==> flow/design.v <==
`default_nettype none
module organ_tone (
    input  logic        clk,
    input  logic        rst,
    input  logic [3:0]  SW,
    output logic        tone,
    output logic [15:0] lcd_freq
);
logic newclock;  
logic reset;  
logic [31:0]d;  
logic [31:0]desiredfreq;  
logic [23:0] LcdDisplay;  
logic [31:0] ScopeInfoB;  
getdesiredfreq getfreq (.clk(clk), .SW(SW[3:1]),.desiredfreq(desiredfreq),
.LcdDisplay(LcdDisplay),.LcdinfoDisplay(lcd_freq),.ScopeInfoB(ScopeInfoB));
counter counter1(.clk(clk), .reset(reset | rst), .Q(d));
clockdiv clockdiv1(.d(d),.desiredfreq(desiredfreq),.clk(clk),.rst(rst),.reset(reset),.newclock(newclock));
mux2 mux (.a(newclock), .b(1'b0),.sel(SW[0]),.out(tone));
endmodule
module counter(input logic clk, input logic reset, output logic [31:0] Q);
always_ff @ (posedge (clk))
begin 
	if (reset)
		begin
		Q<=32'b1;
		end
	else
		Q<=Q+32'b1;
end
endmodule
module clockdiv (input logic [31:0] d,input logic [31:0] desiredfreq,input logic clk, input logic rst, output logic reset, output logic newclock);
always_ff @ (posedge (clk))
begin
	if (rst)
		begin
		newclock<=1'b0;
		reset<=1'b0;
		end
	else if (d==((32'd25000000/(desiredfreq))-32'd1))
		begin
		newclock<=1'b1;
		end
	else if (d>=((32'd50000000/(desiredfreq))-32'b1))
		begin
		newclock<=1'b0;
		reset<=1'b1;
		end
	else
		begin
		newclock<= newclock;
		reset<=1'b0;
		end
end
endmodule
module getdesiredfreq (
input logic clk, 
input logic [2:0] SW,
output logic [31:0] desiredfreq, 
output logic [23:0] LcdDisplay,
output logic [15:0] LcdinfoDisplay,
output logic [31:0] ScopeInfoB);
parameter character_0 =8'h30;
parameter character_1 =8'h31;
parameter character_2 =8'h32;
parameter character_3 =8'h33;
parameter character_4 =8'h34;
parameter character_5 =8'h35;
parameter character_6 =8'h36;
parameter character_7 =8'h37;
parameter character_8 =8'h38;
parameter character_9 =8'h39;
parameter character_A =8'h41;
parameter character_B =8'h42;
parameter character_C =8'h43;
parameter character_D =8'h44;
parameter character_E =8'h45;
parameter character_F =8'h46;
parameter character_G =8'h47;
parameter character_H =8'h48;
parameter character_I =8'h49;
parameter character_J =8'h4A;
parameter character_K =8'h4B;
parameter character_L =8'h4C;
parameter character_M =8'h4D;
parameter character_N =8'h4E;
parameter character_O =8'h4F;
parameter character_P =8'h50;
parameter character_Q =8'h51;
parameter character_R =8'h52;
parameter character_S =8'h53;
parameter character_T =8'h54;
parameter character_U =8'h55;
parameter character_V =8'h56;
parameter character_W =8'h57;
parameter character_X =8'h58;
parameter character_Y =8'h59;
parameter character_Z =8'h5A;
parameter character_lowercase_a= 8'h61;
parameter character_lowercase_b= 8'h62;
parameter character_lowercase_c= 8'h63;
parameter character_lowercase_d= 8'h64;
parameter character_lowercase_e= 8'h65;
parameter character_lowercase_f= 8'h66;
parameter character_lowercase_g= 8'h67;
parameter character_lowercase_h= 8'h68;
parameter character_lowercase_i= 8'h69;
parameter character_lowercase_j= 8'h6A;
parameter character_lowercase_k= 8'h6B;
parameter character_lowercase_l= 8'h6C;
parameter character_lowercase_m= 8'h6D;
parameter character_lowercase_n= 8'h6E;
parameter character_lowercase_o= 8'h6F;
parameter character_lowercase_p= 8'h70;
parameter character_lowercase_q= 8'h71;
parameter character_lowercase_r= 8'h72;
parameter character_lowercase_s= 8'h73;
parameter character_lowercase_t= 8'h74;
parameter character_lowercase_u= 8'h75;
parameter character_lowercase_v= 8'h76;
parameter character_lowercase_w= 8'h77;
parameter character_lowercase_x= 8'h78;
parameter character_lowercase_y= 8'h79;
parameter character_lowercase_z= 8'h7A;
parameter character_colon = 8'h3A;           
parameter character_stop = 8'h2E;            
parameter character_semi_colon = 8'h3B;    
parameter character_minus = 8'h2D;          
parameter character_divide = 8'h2F;          
parameter character_plus = 8'h2B;           
parameter character_comma = 8'h2C;           
parameter character_less_than = 8'h3C;     
parameter character_greater_than = 8'h3E;  
parameter character_equals = 8'h3D;          
parameter character_question = 8'h3F;       
parameter character_dollar = 8'h24;          
parameter character_space=8'h20;            
parameter character_exclaim=8'h21;           
always_comb
	case(SW[2:0])
	3'b000: 
		begin
		desiredfreq=32'd523; 
		LcdDisplay={character_D,character_O,character_space}; 
		LcdinfoDisplay=16'h0523;
		ScopeInfoB={character_S,character_0,character_0,character_0};
		end
	3'b001: 
		begin 
		desiredfreq=32'd587; 
		LcdDisplay={character_R,character_E,character_space}; 
		LcdinfoDisplay=16'h0587;
		ScopeInfoB={character_S,character_0,character_0,character_1};
		end
	3'b010: 
		begin 
		desiredfreq=32'd659; 
		LcdDisplay={character_M, character_E,character_space}; 
		LcdinfoDisplay=16'h0659;
		ScopeInfoB={character_S,character_0,character_1,character_0};
		end
	3'b011: 
		begin 
		desiredfreq=32'd698; 
		LcdDisplay={character_F, character_A,character_space}; 
		LcdinfoDisplay=16'h0698;
		ScopeInfoB={character_S,character_0,character_1,character_1};
		end
	3'b100: 
		begin 
		desiredfreq=32'd783; 
		LcdDisplay={character_S, character_O,character_space}; 
		LcdinfoDisplay=16'h0783;
		ScopeInfoB={character_S,character_1,character_0,character_0};
		end
	3'b101: 
		begin 
		desiredfreq=32'd880; 
		LcdDisplay={character_L, character_A,character_space}; 
		LcdinfoDisplay=16'h0880;
		ScopeInfoB={character_S,character_1,character_0,character_1};
		end
	3'b110: 
		begin 
		desiredfreq=32'd987; 
		LcdDisplay={character_T, character_I,character_space};
		LcdinfoDisplay=16'h0987;
		ScopeInfoB={character_S,character_1,character_1,character_0};
		end
	3'b111: 
		begin 
		desiredfreq=32'd1046; 
		LcdDisplay={character_D, character_O, character_2};
		LcdinfoDisplay=16'h1046;
		ScopeInfoB={character_S,character_1,character_1,character_1};
		end
	default:
		begin 
		desiredfreq=32'd1000; 
		LcdDisplay={character_N, character_O,character_space};		
		LcdinfoDisplay=16'h1000;
		ScopeInfoB={character_S,character_lowercase_z,character_lowercase_z,character_lowercase_z};
		end 
	endcase
endmodule
module mux2 (input logic a, input logic b, input logic sel, output logic out);
assign out=sel?a:b;
endmodule
* Tool chain data of organ_tone
What the tools print for organ_tone, step after step.
Lines are those of the file above, counted from 1.
A cell with -- has no value.
- Top :: organ_tone
- Clock input :: clk
- Standard-cell library :: sky130hd
- Timing corner :: tt_025C_1v80

* Word-level counts
Source: Yosys, flattened and elaborated, memories not mapped. Widths are those after wreduce. Registers that Yosys merges into a memory's read port (data or address) are not register bits. Print and check cells do not count. Equal cells are merged and count once.
Memory sizes are those after Yosys's memory passes, which may raise the word count (mostly to a power of two), join words into wider ones and drop unused or constant bits.
- Bits in latches :: 0
- Bits in writable memories :: 0
- Input bits :: 6
- Register bits after elaboration :: 34
- Clocked read ports x word width :: 0
- ROM bits :: 296
- Memories :: 1
- Word-level cells :: 17
- Multipliers :: 0
- Bitwise gates (word level) :: 1
- Equality and inequality tests :: 1
- Reduce/logical cells :: 1
- Add/sub/neg operators :: 3
- Divide/modulo/power cells :: 2
- Shifts and indexed selects :: 0
- Mux-type cells :: 4
- Order comparisons :: 1
** Memories
- (no name shown) :: words 8, bits a word 37, read ports 1, write ports 0, RTL line 140 : case(SW[2:0])
** Operators by type and width (count)
- divider 26 x 32 -> 32 bit (first input constant) :: 1
- divider 25 x 32 -> 32 bit (first input constant) :: 1
- subtractor 32 x 1 -> 32 bit (second input constant) :: 2
- adder 32 x 1 -> 32 bit (second input constant) :: 1
- >= comparator 32 bit :: 1
- equality test 32 bit :: 1
- two-way mux 1 bit :: 4
- nonzero test 2 bit :: 1
- bitwise OR 1 bit :: 1

* Longest topological paths
Depth = most cells in a row (Yosys ltp): at word level without a register or memory, in the mapped netlist without a sequential cell, where the memories' decode and read muxes count.
- Depth in word-level cells :: 5
- ABC_AREA :: 0
- Gate-level depth with buffers :: 389
- Gate-level depth less buffers :: 353

* Mapped cells and area
Yosys stat after the flow's synthesis: flattened, memories mapped to cells. It holds for the ABC_AREA given above (unset counts as 0); a run with the other value may have another netlist.
- Standard cells after synthesis :: 7299
- Buffers :: 293
- Flip-flop cells :: 34
- Synthesis area :: 51262.9 µm²
** Cells by type
- sky130_fd_sc_hd__ha_1 :: count 467, area in all 5.84E+03 µm²
- sky130_fd_sc_hd__xnor2_1 :: count 372, area in all 3.26E+03 µm²
- sky130_fd_sc_hd__a21oi_1 :: count 568, area in all 2.84E+03 µm²
- sky130_fd_sc_hd__nor2_1 :: count 719, area in all 2.7E+03 µm²
- sky130_fd_sc_hd__nand2_1 :: count 634, area in all 2.38E+03 µm²
- sky130_fd_sc_hd__o21ai_0 :: count 425, area in all 2127.04 µm²
- sky130_fd_sc_hd__xor2_1 :: count 180, area in all 1.58E+03 µm²
- sky130_fd_sc_hd__o21a_1 :: count 171, area in all 1.28E+03 µm²
- sky130_fd_sc_hd__mux2_2 :: count 112, area in all 1261.21 µm²
- sky130_fd_sc_hd__a21o_1 :: count 163, area in all 1.22E+03 µm²
- sky130_fd_sc_hd__nor3_1 :: count 242, area in all 1.21E+03 µm²
- sky130_fd_sc_hd__nand3_1 :: count 225, area in all 1126.08 µm²
- sky130_fd_sc_hd__mux2i_1 :: count 103, area in all 1.03E+03 µm²
- sky130_fd_sc_hd__a211oi_1 :: count 118, area in all 885.85 µm²
- sky130_fd_sc_hd__nand4_1 :: count 125, area in all 782 µm²
- sky130_fd_sc_hd__o211ai_1 :: count 93, area in all 698.17 µm²
- sky130_fd_sc_hd__nand2b_1 :: count 109, area in all 681.904 µm²
- sky130_fd_sc_hd__dfxtp_1 :: count 34, area in all 680.653 µm²
Other cell types: 183; their cells: 2439.
By module: a second synthesis without flattening, with its own total; a netlist apart from the flattened one above.
- Cell total of the unflattened synthesis :: 9815
- Area total of the unflattened synthesis :: 66117.2 µm²
Each row is one instance without its submodules.
** By module
- clockdiv :: area 63716.1 µm², times used 1, cells 9517
- counter :: area 1477.7 µm², times used 1, cells 168
- getdesiredfreq :: area 898.4 µm², times used 1, cells 127
- mux2 :: area 15.0 µm², times used 1, cells 1
- organ_tone :: area 10.0 µm², times used 1, cells 2

* Timing after synthesis
Path of least setup slack by OpenSTA after synthesis, without wires, with an ideal clock, recovery checks aside; 20% of the period is set as input and as output delay. Where synthesis merged equal registers, the netlist keeps one of their names.
- Kind :: input port to flip-flop
- Start :: in SW[3]
- End :: reg clockdiv1.newclock
- Setup slack :: 11.751 ns
- Delay of the path :: 68.249 ns
- Arrival time :: 88.132 ns
- Period :: 100.0 ns
- Path buffers :: 47
- Input delay :: 20.000 ns
- Required time :: 99.883 ns
- Stages :: 345
- Synthesis period reached :: 88.249 ns
"delay of the path" is the arrival time less input delay plus setup time.
"stages": output pins that drive a net of the path, with the launching flip-flop's if there is one; two outputs of one cell count as two.
"synthesis period reached" is the clock period less the worst setup slack; recovery checks do not enter. This is arithmetic on one report: input and output delays are still those of the set period (20% each).
Between the ends stands the longest chain of elaborated cells between them, by number of cells; it is not shown to be the way that was timed. Of several equally long chains one is given.
Each line given opens the expression or statement behind the cell; cells for indexed reads and writes are added by Yosys, which also makes memories of some case tables.
The chain passes a memory read, where the word-level depth is cut; so it can be longer than that depth.
A register here has more assigning lines than the two given.
- Path through :: sky130_fd_sc_hd__buf_6 -> sky130_fd_sc_hd__buf_12 -> sky130_fd_sc_hd__buf_12 -> sky130_fd_sc_hd__clkbuf_4 -> sky130_fd_sc_hd__buf_2 -> sky130_fd_sc_hd__buf_1 -> sky130_fd_sc_hd__buf_1 -> sky130_fd_sc_hd__nand2b_1 -> sky130_fd_sc_hd__ha_1 -> sky130_fd_sc_hd__inv_1 -> sky130_fd_sc_hd__o21ba_2 -> sky130_fd_sc_hd__nor3_1 -> sky130_fd_sc_hd__ha_1 -> sky130_fd_sc_hd__o21a_1 -> sky130_fd_sc_hd__o2bb2ai_1 -> sky130_fd_sc_hd__nor3_1 -> sky130_fd_sc_hd__or2_2 -> sky130_fd_sc_hd__ha_1 -> [309 not listed] -> sky130_fd_sc_hd__a21o_1 -> sky130_fd_sc_hd__a21oi_1 -> sky130_fd_sc_hd__o2111ai_1 -> sky130_fd_sc_hd__nor2_1 -> sky130_fd_sc_hd__o31ai_1 -> sky130_fd_sc_hd__a2111oi_1 -> sky130_fd_sc_hd__nand4_1 -> sky130_fd_sc_hd__inv_1 -> sky130_fd_sc_hd__ha_1 -> sky130_fd_sc_hd__nand2_1 -> sky130_fd_sc_hd__or3_1 -> sky130_fd_sc_hd__clkbuf_1 -> sky130_fd_sc_hd__o21ai_0 -> sky130_fd_sc_hd__a21oi_1 -> sky130_fd_sc_hd__o311ai_0 -> sky130_fd_sc_hd__a21oi_1 -> sky130_fd_sc_hd__a22oi_1 -> sky130_fd_sc_hd__nor2_1
- Cells in the longest elaborated chain :: 6
** RTL lines, path after synthesis
- from (decl) :: RTL line 5 : input  logic [3:0]  SW,
- memory (8 x 37 bit) :: RTL line 140 : case(SW[2:0])
- divider 26 x 32 -> 32 bit :: RTL line 44 : else if (d>=((32'd50000000/(desiredfreq))-32'b1))
- subtractor 32 x 1 -> 32 bit :: RTL line 44
- >= comparator 32 bit :: RTL line 44
- two-way mux 1 bit :: RTL line 44
- two-way mux 1 bit :: RTL line 40 : else if (d==((32'd25000000/(desiredfreq))-32'd1))
- to (assign) :: RTL line 42 : newclock<=1'b1;
- to (assign) :: RTL line 51 : newclock<= newclock;
- to (decl) :: RTL line 32 : module clockdiv (input logic [31:0] d,input logic [31:0] desiredfreq,input logic clk, input logic rst, output ...

* Worst path after layout
From the final timing report of job 2: the path of least setup slack in the routed layout; clock arrival at registers is part of the times.
- Kind :: input port to flip-flop
- Start :: in SW[2]
- End :: reg clockdiv1.reset
- Period :: 108.0 ns
- Stages :: 333
- Path buffers :: 10
- Setup slack :: 5.99 ns
- Arrival time :: 102.16 ns
- Required time :: 108.15 ns
- Input delay :: 21.60 ns
Between the ends stands the longest chain of elaborated cells between them, by number of cells; it is not shown to be the way that was timed. Of several equally long chains one is given.
The chain passes a memory read, where the word-level depth is cut; so it can be longer than that depth.
A register here has more assigning lines than the two given.
- Path through :: sky130_fd_sc_hd__clkbuf_4 -> sky130_fd_sc_hd__inv_1 -> sky130_fd_sc_hd__ha_1 -> sky130_fd_sc_hd__nand2_1 -> sky130_fd_sc_hd__clkinv_2 -> sky130_fd_sc_hd__ha_1 -> sky130_fd_sc_hd__xnor2_1 -> sky130_fd_sc_hd__nor3_1 -> sky130_fd_sc_hd__ha_1 -> sky130_fd_sc_hd__o21a_1 -> sky130_fd_sc_hd__o2bb2ai_1 -> sky130_fd_sc_hd__nor3_1 -> sky130_fd_sc_hd__or2_2 -> sky130_fd_sc_hd__ha_1 -> sky130_fd_sc_hd__o21ai_0 -> sky130_fd_sc_hd__o31ai_4 -> sky130_fd_sc_hd__nor4_1 -> sky130_fd_sc_hd__or2_2 -> [297 not listed] -> sky130_fd_sc_hd__o21ai_0 -> sky130_fd_sc_hd__nand2b_1 -> sky130_fd_sc_hd__a21oi_1 -> sky130_fd_sc_hd__nor2b_1 -> sky130_fd_sc_hd__o21ai_0 -> sky130_fd_sc_hd__nand2b_1 -> sky130_fd_sc_hd__a21oi_1 -> sky130_fd_sc_hd__nor2b_1 -> sky130_fd_sc_hd__o21ai_0 -> sky130_fd_sc_hd__nand2b_1 -> sky130_fd_sc_hd__a21oi_1 -> sky130_fd_sc_hd__nor2b_1 -> sky130_fd_sc_hd__o21ai_0 -> sky130_fd_sc_hd__nand2b_1 -> sky130_fd_sc_hd__a21oi_1 -> sky130_fd_sc_hd__o21ai_0 -> sky130_fd_sc_hd__a31oi_1 -> sky130_fd_sc_hd__a311oi_1
- Cells in the longest elaborated chain :: 5
** RTL lines, path post-layout
- from (decl) :: RTL line 5 : input  logic [3:0]  SW,
- memory (8 x 37 bit) :: RTL line 140 : case(SW[2:0])
- divider 26 x 32 -> 32 bit :: RTL line 44 : else if (d>=((32'd50000000/(desiredfreq))-32'b1))
- subtractor 32 x 1 -> 32 bit :: RTL line 44
- >= comparator 32 bit :: RTL line 44
- two-way mux 1 bit :: RTL line 44
- to (assign) :: RTL line 38 : reset<=1'b0;
- to (assign) :: RTL line 47 : reset<=1'b1;
- to (decl) :: RTL line 32 : module clockdiv (input logic [31:0] d,input logic [31:0] desiredfreq,input logic clk, input logic rst, output ...

Top module organ_tone; platform sky130hd; tools Yosys and OpenROAD; 2 stored runs in no particular order. Input and output delays are each 20% of the period that was set; the output load is 0.01 pF.
"achieved period" is the run's clock period less its worst setup slack. It is reckoned from that one timing run; input and output delays stay at 20% of the period that was set.
By "critical path time" is meant the share of the clock period that the worst setup path is allowed (20% is reserved at inputs, 20% at outputs), minus its slack. Clock arrival times at its registers enter into it.

* Job 1
** Files
==> flow/run.sh <==
#!/bin/bash
# the make line also repeats the synthesis and layout settings of config.mk as NAME=value (left out here)
make -C /OpenROAD-flow-scripts/flow DESIGN_CONFIG=/design/flow/config.mk WORK_HOME=/design/flow/orfs CLKGATE_MAP_FILE= finish
==> flow/config.mk <==
export PLATFORM = sky130hd
export DESIGN_NAME = organ_tone
export DESIGN_NICKNAME = organ_tone
export VERILOG_FILES = /design/flow/design.v
export SDC_FILE = /design/flow/constraint.sdc
export NUM_CORES = 4
export LEC_CHECK = 0
export CAP_MARGIN = 30
export CELL_PAD_IN_SITES_GLOBAL_PLACEMENT = 3
export CORE_MARGIN = 2
export CORE_UTILIZATION = 69
export CTS_CLUSTER_DIAMETER = 393
export GPL_TIMING_DRIVEN = 1
export HOLD_SLACK_MARGIN = 0.23
export PLACE_DENSITY_LB_ADDON = 0.15
export SLEW_MARGIN = 40
==> flow/constraint.sdc <==
create_clock -name core_clock -period 102.0 [get_ports {clk}]
set_input_delay 20.4000 -clock core_clock [delete_from_list [all_inputs] [get_ports {clk}]]
set_output_delay 20.4000 -clock core_clock [all_outputs]
set_load 0.01 [all_outputs]
** Results
No final report: placement broke off with FLW-0024.

* Job 2
** Files
==> flow/run.sh <==
#!/bin/bash
# the make line also repeats the synthesis and layout settings of config.mk as NAME=value (left out here)
make -C /OpenROAD-flow-scripts/flow DESIGN_CONFIG=/design/flow/config.mk WORK_HOME=/design/flow/orfs CLKGATE_MAP_FILE= finish
==> flow/config.mk <==
export PLATFORM = sky130hd
export DESIGN_NAME = organ_tone
export DESIGN_NICKNAME = organ_tone
export VERILOG_FILES = /design/flow/design.v
export SDC_FILE = /design/flow/constraint.sdc
export NUM_CORES = 4
export LEC_CHECK = 0
export CAP_MARGIN = 5
export CORE_ASPECT_RATIO = 0.83
export CORE_MARGIN = 9
export CORE_UTILIZATION = 26
export CTS_CLUSTER_DIAMETER = 317
export GPL_ROUTABILITY_DRIVEN = 0
export MAX_ROUTING_LAYER = met4
export PLACE_DENSITY_LB_ADDON = 0.11
export SLEW_MARGIN = 20
export TNS_END_PERCENT = 15
==> flow/constraint.sdc <==
create_clock -name core_clock -period 108.0 [get_ports {clk}]
set_input_delay 21.6000 -clock core_clock [delete_from_list [all_inputs] [get_ports {clk}]]
set_output_delay 21.6000 -clock core_clock [all_outputs]
set_load 0.01 [all_outputs]
** Results
- Die footprint :: 213,545.0 µm²
- Achieved period :: 102.008 ns
- Critical path time :: 80.41 ns
- Worst setup path type :: input port to flip-flop
- Standard-cell area of the final layout :: 54,081.9 µm²
- Yosys chip area after synthesis :: 51,262.9 µm²
- Worst slack on setup checks :: 5.992 ns
- Post-route setup TNS :: 0.000 ns
- Worst-case hold slack :: 0.481 ns
- Post-layout utilization :: 0.276
